==> flow/design.v <==
`timescale 1ns / 1ps
module Module_of_number
#(   
    parameter W_IN = 26,
    parameter W_OUT = 27
) (
    input  wire [W_IN -1:0 ] Input_a,
    input  wire [W_IN -1:0 ] Input_b,
    output wire [W_OUT-1:0 ] Output
);
wire  sign_a ;
wire  sign_b ;    
reg   [W_IN-1:0] module_a; 
reg   [W_IN-1:0] module_b;
assign  sign_a = Input_a[W_IN-1];
assign  sign_b = Input_b[W_IN-1];
always @* begin : async_proc
    case (sign_a)
        1'b0 : module_a =  Input_a;
        1'b1 : module_a = -Input_a;
    endcase
    case (sign_b)
        1'b0 : module_b =  Input_b;
        1'b1 : module_b = -Input_b;
    endcase
end
assign Output  = module_a + module_b;
endmodule
`timescale 1ns / 1ps
module EMA_Module
#(   
    parameter BWIDTH = 13,
    parameter DWIDTH = 27,
    parameter OUTWIDTH = 48   
) (
    input  wire clk,
    input  wire rst,
    input  wire [BWIDTH-1:0     ] Filter_Coefficient,
    input  wire [DWIDTH-1:0     ] Port_Data,
    input  wire                   Valid,
    output wire                   Valid_out_ema,
    output wire [OUTWIDTH-1:0   ] Filter_Out
);
reg        [DWIDTH-1:0]   Data;
reg        [BWIDTH-1:0]   Coeff_2;
reg        [BWIDTH-1:0]   Coeff_1;
reg signed [DWIDTH-1:0]   Pread; 
reg signed [OUTWIDTH-1:0] accum;
reg signed [OUTWIDTH-1:0] c;
reg Valid_1,Valid_2,Valid_3;
wire signed [DWIDTH+6:0] accum_shift ;
wire signed [DWIDTH-1:0] accum_raunding ;
assign accum_shift    = accum[OUTWIDTH-1:14   ];  
assign accum_raunding = accum_shift[DWIDTH-1:0];  
always @(posedge clk) begin
  if (rst) begin
    Data    <= 0;
    Coeff_1 <= 0;
    Coeff_2 <= 0;
    Pread   <= 0;
    accum   <= 0;
    c       <= 0;
    Valid_1 <= 1'b0;
    Valid_2 <= 1'b0;
    Valid_3 <= 1'b0;
  end else begin
    Valid_1 <= Valid;
    if (Valid) begin
        Data    <= Port_Data;
    end
    Coeff_1 <= Filter_Coefficient;
    Valid_2 <= Valid_1;
    Pread   <= $signed({1'b0,Data})  - accum_raunding;  
    Coeff_2 <= Coeff_1;
    if (Valid_2) begin
        accum   <= $signed({{5{1'b0}},Coeff_2}) * Pread + c;
        Valid_3 <= Valid_2;
    end
    if (Valid_3) begin
        c     <= accum;
    end
  end
end
assign Filter_Out = accum;
assign Valid_out_ema  = Valid_2;
endmodule
`timescale 1ns / 1ps
module Error
#(   
    parameter BWIDTH = 13,
    parameter AWIDTH = 27,
    parameter DWIDTH = 8,
    parameter OUTWIDTH = 48   
) (
    input  wire clk,
    input  wire rst,
    input  wire [BWIDTH-1:0     ] Error_Coefficient,
    input  wire [AWIDTH-1:0     ] Port_Data_A,
    input  wire [DWIDTH-1:0     ] R_level,
    input  wire                   Valid,
    output wire                   Valid_out_error,
    output wire [OUTWIDTH-1:0   ] Error_Out
);
reg signed [AWIDTH-1:0]   Data;
reg        [BWIDTH-1:0]   Coeff_2;
reg        [BWIDTH-1:0]   Coeff_1;
reg signed [DWIDTH-1:0]   Pread;
reg        [DWIDTH-1:0]   R_trig; 
reg signed [OUTWIDTH-1:0] accum;
reg signed [OUTWIDTH-1:0] c;
reg Valid_1,Valid_2;
always @(posedge clk) begin
  if (rst) begin
	R_trig  <= 0;
	Valid_1 <= 1'b0;
	Coeff_1 <= 0;
	Data    <= 0;
	Pread   <= 0;
	Valid_2 <= 1'b0;
	Coeff_2 <= 0;
	accum   <= 0;
	c       <= 0;
  end else begin
	R_trig  <= R_level;
	Valid_1 <= Valid;
	Coeff_1 <= Error_Coefficient;
	Data    <= Port_Data_A;
    Pread   <= $signed({1'b0,R_trig})  - Data;
	Valid_2 <= Valid_1;
	Coeff_2 <= Coeff_1;
	if (Valid_2) begin
		accum <= $signed({{5{1'b0}},Coeff_2}) * Pread + c;
	end
	c <= accum;
  end
end
assign Valid_out_error = Valid_2;
assign Error_Out = accum;
endmodule
`timescale 1ns / 1ps
module Test1
    #(   
    parameter W_IN        = 16,
    parameter W_IN_MODULE = 26,
    parameter BWIDTH      = 18,
    parameter FILTERWIDTH = 13,
    parameter AWIDTH      = 30,
    parameter DWIDTH      = 27,
    parameter DFWIDTH     = 18,
    parameter RWIDTH      = 8,
    parameter RFWIDTH     = 6,
    parameter DSPWIDTH    = 48,
    parameter MULTWIDTH   = DWIDTH + W_IN ,
    parameter RZEROS      = DFWIDTH - RFWIDTH,
    parameter W_OUT       = 16
) (
    input  wire clk,
    input  wire rst,
    input  wire [W_IN -1:0  	] s_chans_dataI,
    input  wire [W_IN -1:0  	] s_chans_dataQ,
    input  wire              	  s_chans_valid,
    input  wire [FILTERWIDTH-1:0] Filter_Coefficient,
    input  wire [FILTERWIDTH-1:0] Error_Coefficient,
    input  wire [RWIDTH-1:0     ] R_level,
    output wire              	  Valid_Out,
    output wire [W_IN_MODULE-1:0] OutputI,
    output wire [W_IN_MODULE-1:0] OutputQ
);
wire        [W_IN_MODULE:0] Module_Out;  
wire signed [DSPWIDTH-1:0 ] EMA_Out ;    
wire signed [DWIDTH+6:0   ] EMA_Out_Shift;  
wire signed [DWIDTH-1:0   ] EMA_Out_Round;  
wire        [DWIDTH-1:0   ] R_with_zeros;
wire signed [DSPWIDTH-1:0 ] Error_Out ;
wire signed [DWIDTH+6:0   ] Error_Out_Shift;  
wire signed [DWIDTH-1:0   ] Error_Out_Round;  
wire valid_connection,valid_error,valid_out_error;
reg   [0:0]  Valid_1,Valid_2;
reg  signed [W_IN-1:0       ] received_Qsignal;
reg  signed [W_IN-1:0       ] received_Isignal;
reg  signed [MULTWIDTH-1:0  ] first_Qmult;
reg  signed [MULTWIDTH-1:0  ] first_Imult;
wire signed [W_IN_MODULE-1:0] first_Qmult_round ;
wire signed [W_IN_MODULE-1:0] first_Imult_round ;
wire signed [W_IN-1:0       ] Satureted_real;
wire signed [W_IN-1:0       ] Satureted_imag;
reg  signed [W_IN_MODULE-1:0] Q_out_reg;
reg  signed [W_IN_MODULE-1:0] I_out_reg;
    assign Valid_Out  = valid_out_error;
    assign OutputQ    = Q_out_reg;
    assign OutputI    = I_out_reg;
always @(posedge clk) begin
  if (rst) begin
    received_Isignal <= 0;
    received_Qsignal <= 0;
    first_Imult      <= 0;
    first_Qmult      <= 0;
    Valid_1          <= 1'b0;
    Valid_2          <= 1'b0;
    I_out_reg        <= 0;
    Q_out_reg        <= 0;
  end else begin
    if(s_chans_valid) begin
        received_Isignal <= s_chans_dataI;  
        received_Qsignal <= s_chans_dataQ;  
    end
    first_Imult <= received_Isignal * Error_Out_Round;  
    first_Qmult <= received_Qsignal * Error_Out_Round;  
    Valid_1     <= s_chans_valid;
    Valid_2     <= Valid_1;
    if (Valid_Out)begin
        I_out_reg     <= first_Imult_round;  
        Q_out_reg     <= first_Qmult_round;  
    end
  end
 end
assign EMA_Out_Shift = EMA_Out[DSPWIDTH-1:14];  
assign EMA_Out_Round = EMA_Out_Shift[DWIDTH-1:0];  
assign R_with_zeros = {R_level,{RZEROS{1'b0}}};
assign Error_Out_Shift = Error_Out[DSPWIDTH-1:10];  
assign Error_Out_Round = Error_Out_Shift[DWIDTH-1:0];  
assign first_Imult_round = first_Imult[MULTWIDTH-1:17];  
assign first_Qmult_round = first_Qmult[MULTWIDTH-1:17];  
    Module_of_number #(
        .W_IN(W_IN_MODULE),  
        .W_OUT(W_IN_MODULE+1)  
    ) inst_Module_of_number (
        .Input_a   (first_Imult_round),
        .Input_b   (first_Qmult_round),
        .Output    (Module_Out)
    );
    EMA_Module #(
        .BWIDTH(FILTERWIDTH),  
        .DWIDTH(DWIDTH),  
        .OUTWIDTH(DSPWIDTH) 
    ) inst_EMA_Module (
        .clk  (clk),
        .rst  (rst),
        .Filter_Coefficient (Filter_Coefficient),
        .Port_Data (Module_Out) ,
        .Valid (Valid_2),
        .Valid_out_ema (valid_error),
        .Filter_Out (EMA_Out)
    );
    Error #(
        .BWIDTH(FILTERWIDTH),
        .AWIDTH(DWIDTH),
        .DWIDTH(DWIDTH),
        .OUTWIDTH(DSPWIDTH)
    ) inst_Error (
        .clk               (clk),
        .rst               (rst),
        .Error_Coefficient (Error_Coefficient),
        .Port_Data_A       (EMA_Out_Round),
        .R_level           (R_with_zeros),
        .Valid             (valid_error),
        .Valid_out_error   (valid_out_error),
        .Error_Out         (Error_Out)
    );
endmodule
==> Step by step through the tools: Test1 <==
What the tools print for Test1, step after step.
Line numbers count from 1 in the design file above.
Library cell names are shortened.
{ "setup": {"design": "Test1", "clock_port": "clk", "cell_library": "sky130hd", "lib_corner": "tt_025C_1v80"} }

==> After elaboration <==
Source: Yosys, flattened and elaborated, memories not mapped. Widths are those after wreduce; folded enables and synchronous resets count as part of the registers. Registers that Yosys merges into a memory's read port (data or address) are not register bits. Print and check cells do not count. Equal cells are merged and count once.
{ "word_totals": {"reg_bits": 537, "wordCells": 41, "inputBits": 69} }
{ "classes": {"addsub": 7, "multipliers": 4, "n_mux": 2, "bitwise": 2} }
{ "ops": {"columns": ["op", "n"], "rows": [
  ["16-bit by 27-bit multiplier with 43-bit output", 2],
  ["14-bit by 27-bit multiplier with 41-bit output", 2],
  ["26-bit case mux with 2-bit select", 2],
  ["48-bit adder", 2],
  ["26-bit negator", 2],
  ["21-bit by 27-bit subtractor with 27-bit output", 1],
  ["26-bit by 26-bit adder with 27-bit output", 1],
  ["27-bit subtractor", 1],
  ["1-bit inverter", 2]
]} }

==> Logic depth <==
Longest topological path by Yosys (ltp), each cell counted once; first at word level (registers and memories cut), then after technology mapping (sequential cells cut; the memories' decode and read muxes count).
{ "logic_depth": {"ltp_word": 3, "ABC_AREA": 0, "depth_mapped": 40, "mapped_depth_nobuf": 39} }

==> Mapped cells and area <==
Source: synth_stat.txt of the flow (Yosys; design flattened, memories mapped). It holds for the ABC_AREA given above (unset counts as 0); a run with the other value may have another netlist.
Totals and module areas in this step are rounded.
{ "types": {"columns": ["cell_type", "n"], "rows": [
  ["fa_1", 1455],
  ["dfxtp_1", 467],
  ["ha_1", 530],
  ["inv_1", 1660],
  ["and2_1", 624],
  ["nand2_1", 1019],
  ["xnor2_1", 237],
  ["mux2i_1", 190],
  ["nor2_1", 472],
  ["clkbuf_1", 354],
  ["a21oi_1", 209],
  ["nor2b_1", 141],
  ["xor2_1", 93],
  ["a21o_1", 95],
  ["o21ai_0", 126],
  ["nand2b_1", 85],
  ["o21a_1", 44],
  ["o21bai_1", 41]
]} }
Other cell types: 67; their cells: 416.
{ "synth_totals": {"ffs": 467, "buffers": 381, "mapped_area_um2": 74000, "cells": 8258} }
The figures by module come from a second, unflattened synthesis with its own total; it is not the netlist above.
{ "hier_totals": {"cells_unflattened": 8959, "hier_area_um2": 82000} }
Rows give one instance, submodules left out.
{ "modules": {"columns": ["mod", "area_um2", "n_cells", "seq_area_um2", "n_inst"], "rows": [
  ["Test1", 34000, 3793, 2800, 1],
  ["EMA_Module", 23000, 2474, 3600, 1],
  ["Error", 22000, 2345, 4100, 1],
  ["Module_of_number", 2300, 347, 0.0, 1]
]} }

==> Timing after synthesis <==
OpenSTA on the mapped netlist: ideal clock, no wires. The path of least setup slack (recovery checks aside). Input and output delay are each 20% of the period. Register names are those of the netlist, which keeps one name where synthesis merged equal registers.
{ "synth_timing": {"kind": "register to register", "start": "register inst_Error.Coeff_2[2]", "end": "register inst_Error.accum[35]", "path_buffers": 1, "setup_slack_ns": 2.085, "period_ns": 10.0, "delay_ns": 7.916, "stages": 40, "setup_time_ns": 0.124, "t_arrival_ns": 7.792, "t_first_pin_ns": 0.000, "required_ns": 9.876, "period_less_setup_slack_ns": 7.915} }
"delay_ns" is the arrival time less input delay plus setup time.
"stages": output pins that drive a net of the path, with the launching flip-flop's if there is one; two outputs of one cell count as two.
"period_less_setup_slack_ns" is the clock period less the worst setup slack; recovery checks do not enter. This is arithmetic on one report: input and output delays are still those of the set period (20% each).
Between the ends stands the longest chain of elaborated cells between them, by number of cells; it is not shown to be the way that was timed. Of several equally long chains one is given.
A line is the first line of the expression or statement that the cell stems from. Yosys adds cells for indexed reads and writes and turns some case tables into memories.
{ "synth_between": {"cell_sequence": "dfxtp_1 -> clkbuf_1 -> and2_1 -> fa_1 -> inv_1 -> fa_1 -> inv_1 -> fa_1 -> inv_1 -> fa_1 -> inv_1 -> fa_1 -> inv_1 -> fa_1 -> inv_1 -> ha_1 -> or4_1 -> o22a_1 -> [4 not listed] -> a21o_1 -> a21oi_1 -> o21bai_1 -> a21oi_1 -> xnor2_1 -> ha_1 -> a21o_1 -> a21o_1 -> a21o_1 -> o21bai_1 -> a32oi_1 -> o211ai_1 -> o21ai_0 -> o21ba_2 -> nor2_1 -> a21oi_1 -> xnor2_1 -> o21ai_0", "elab_chain_cells": 2, "cone_cells": 2, "cone_lines": 1, "cone_classes": "add/sub (1); mul (1)"} }
{ "synth_lines": {"columns": ["element", "line_no", "text"], "rows": [
  ["start, declared", 105, "reg        [BWIDTH-1:0]   Coeff_2;"],
  ["start, assigned", 120, "Coeff_2 <= 0;"],
  ["start, assigned", 130, "Coeff_2 <= Coeff_1;"],
  ["14-bit by 27-bit multiplier with 41-bit output", 132, "accum <= $signed({{5{1'b0}},Coeff_2}) * Pread + c;"],
  ["48-bit adder", 132, null],
  ["end, assigned", 121, "accum <= 0;"],
  ["end, assigned", 132, null],
  ["end, declared", 109, "reg signed [OUTWIDTH-1:0] accum;"]
]} }

==> Worst path after layout <==
Path of least setup slack in the final report of flow run A (OpenROAD, finished layout, wires in). Where an end is a register, its clock arrival counts in the times.
{ "layout_timing": {"kind": "register to register", "start": "register inst_Error.Coeff_2[2]", "end": "register inst_Error.accum[35]", "t_arrival_ns": 9.34, "t_first_pin_ns": 0.72, "path_buffers": 0, "setup_slack_ns": 0.61, "period_ns": 9.42, "stages": 38, "required_ns": 9.95, "setup_time_ns": 0.12} }
Between the ends stands the longest chain of elaborated cells between them, by number of cells; it is not shown to be the way that was timed. Of several equally long chains one is given.
{ "layout_between": {"cell_sequence": "dfxtp_1 -> and2_1 -> fa_1 -> inv_1 -> fa_1 -> inv_1 -> fa_1 -> inv_1 -> fa_1 -> inv_1 -> fa_1 -> inv_1 -> fa_1 -> inv_1 -> ha_1 -> or4_1 -> o22a_1 -> o21ai_1 -> [2 not listed] -> nand2b_1 -> a21o_1 -> a21oi_1 -> o21bai_1 -> a21oi_1 -> xnor2_1 -> ha_1 -> a21o_1 -> a21o_1 -> a21o_1 -> nand3b_1 -> o211ai_1 -> o21ai_0 -> o21ba_2 -> nor2_1 -> a21oi_1 -> xnor2_1 -> o21ai_0", "elab_chain_cells": 2, "cone_cells": 2, "cone_lines": 1, "cone_classes": "add/sub (1); mul (1)"} }
{ "layout_lines": {"columns": ["element", "line_no", "text"], "rows": [
  ["start, declared", 105, "reg        [BWIDTH-1:0]   Coeff_2;"],
  ["start, assigned", 120, "Coeff_2 <= 0;"],
  ["start, assigned", 130, "Coeff_2 <= Coeff_1;"],
  ["14-bit by 27-bit multiplier with 41-bit output", 132, "accum <= $signed({{5{1'b0}},Coeff_2}) * Pread + c;"],
  ["48-bit adder", 132, null],
  ["end, assigned", 121, "accum <= 0;"],
  ["end, assigned", 132, null],
  ["end, declared", 109, "reg signed [OUTWIDTH-1:0] accum;"]
]} }

Add stored flow runs of Test1

Measured data: module Test1, platform sky130hd, 6 stored runs of the flow under differing settings, order arbitrary. Input and output delays are each 20% of the period that was set; the output load is 0.01 pF.
By "clock period achieved" is meant the clock period of the run minus its worst setup slack. This is arithmetic on one report: input and output delays are still those of the set period (20% each).
"time used up by the worst setup path" is the time allowed to the run's worst setup path (the clock period less input and output delay, where it has them) less its slack. Clock arrival times count: a late capture clock shortens it, a late launch clock lengthens it.
"overall power" is the tool's figure for a default switching activity; nothing was simulated.
Results are given in rounded form.

==> flow run A: settings <==
{ "CORE_UTILIZATION": 47, "period_ns": 9.42, "CAP_MARGIN": 20, "CORE_MARGIN": 2, "SLEW_MARGIN": 20 }
==> flow run A: results <==
total negative slack on setup checks: 0.000 ns
clock period achieved: 8.810 ns
utilization of the finished layout: 0.51
chip area in the Yosys report: 74000 sq um
time used up by the worst setup path: 8.81 ns
class of the worst setup path: register to register
overall power: 7900 µW
worst hold slack in the final report: 0.41 ns
die outline area: 160000 sq um
worst setup slack after layout: 0.61 ns

==> flow run B: settings <==
{ "CELL_PAD_IN_SITES_DETAIL_PLACEMENT": 0, "CORE_MARGIN": 8, "CORE_UTILIZATION": 36, "CTS_CLUSTER_SIZE": 66, "GPL_ROUTABILITY_DRIVEN": 1, "PLACE_DENSITY": 0.69, "SETUP_SLACK_MARGIN": -0.5, "SLEW_MARGIN": 20, "period_ns": 5.72, "CAP_MARGIN": 20 }
==> flow run B: results <==
total negative slack on setup checks: -120 ns
clock period achieved: 8.063 ns
utilization of the finished layout: 0.45
chip area in the Yosys report: 74000 sq um
time used up by the worst setup path: 8.06 ns
class of the worst setup path: register to register
overall power: 15000 µW
worst hold slack in the final report: 0.44 ns
die outline area: 220000 sq um
worst setup slack after layout: -2.3 ns

==> flow run C: settings <==
{ "CAP_MARGIN": 40, "CORE_MARGIN": 7, "CORE_UTILIZATION": 18, "CTS_CLUSTER_DIAMETER": 100, "GPL_ROUTABILITY_DRIVEN": 1, "MAX_ROUTING_LAYER": "met5", "MIN_ROUTING_LAYER": "met2", "PLACE_DENSITY_LB_ADDON": 0.06, "TNS_END_PERCENT": 100, "period_ns": 7.54, "SLEW_MARGIN": 20 }
==> flow run C: results <==
total negative slack on setup checks: -8.8 ns
clock period achieved: 8.190 ns
utilization of the finished layout: 0.23
chip area in the Yosys report: 74000 sq um
time used up by the worst setup path: 8.19 ns
class of the worst setup path: register to register
overall power: 13000 µW
worst hold slack in the final report: 0.42 ns
die outline area: 430000 sq um
worst setup slack after layout: -0.65 ns

==> flow run D: settings <==
{ "ABC_AREA": 1, "CAP_MARGIN": 40, "CELL_PAD_IN_SITES_GLOBAL_PLACEMENT": 2, "CORE_MARGIN": 3, "CORE_UTILIZATION": 18, "CTS_CLUSTER_DIAMETER": 100, "CTS_CLUSTER_SIZE": 26, "GPL_ROUTABILITY_DRIVEN": 0, "MAX_ROUTING_LAYER": "met5", "MIN_ROUTING_LAYER": "met2", "PLACE_DENSITY_LB_ADDON": 0.06, "SETUP_SLACK_MARGIN": 0.97, "TNS_END_PERCENT": 100, "period_ns": 7.54, "SLEW_MARGIN": 20 }
==> flow run D: results <==
total negative slack on setup checks: 0.000 ns
clock period achieved: 7.463 ns
utilization of the finished layout: 0.24
chip area in the Yosys report: 81000 sq um
time used up by the worst setup path: 7.46 ns
class of the worst setup path: register to register
overall power: 14000 µW
worst hold slack in the final report: 0.39 ns
die outline area: 460000 sq um
worst setup slack after layout: 0.077 ns

==> flow run E: settings <==
{ "CORE_UTILIZATION": 40, "period_ns": 8.16, "CAP_MARGIN": 20, "CORE_MARGIN": 2, "SLEW_MARGIN": 20 }
==> flow run E: results <==
total negative slack on setup checks: 0.000 ns
clock period achieved: 8.077 ns
utilization of the finished layout: 0.45
chip area in the Yosys report: 74000 sq um
time used up by the worst setup path: 8.08 ns
class of the worst setup path: register to register
overall power: 9700 µW
worst hold slack in the final report: 0.44 ns
die outline area: 190000 sq um
worst setup slack after layout: 0.083 ns

==> flow run F: settings <==
{ "ABC_AREA": 1, "CAP_MARGIN": 40, "CELL_PAD_IN_SITES_GLOBAL_PLACEMENT": 2, "CORE_ASPECT_RATIO": 0.71, "CORE_MARGIN": 3, "CORE_UTILIZATION": 18, "CTS_CLUSTER_DIAMETER": 286, "CTS_CLUSTER_SIZE": 26, "GPL_ROUTABILITY_DRIVEN": 0, "GPL_TIMING_DRIVEN": 0, "MAX_ROUTING_LAYER": "met5", "MIN_ROUTING_LAYER": "met2", "PLACE_DENSITY_LB_ADDON": 0.06, "TNS_END_PERCENT": 100, "period_ns": 8.94, "SLEW_MARGIN": 20 }
==> flow run F: results <==
total negative slack on setup checks: 0.000 ns
clock period achieved: 8.465 ns
utilization of the finished layout: 0.21
chip area in the Yosys report: 81000 sq um
time used up by the worst setup path: 8.46 ns
class of the worst setup path: register to register
overall power: 8800 µW
worst hold slack in the final report: 0.41 ns
die outline area: 460000 sq um
worst setup slack after layout: 0.48 ns
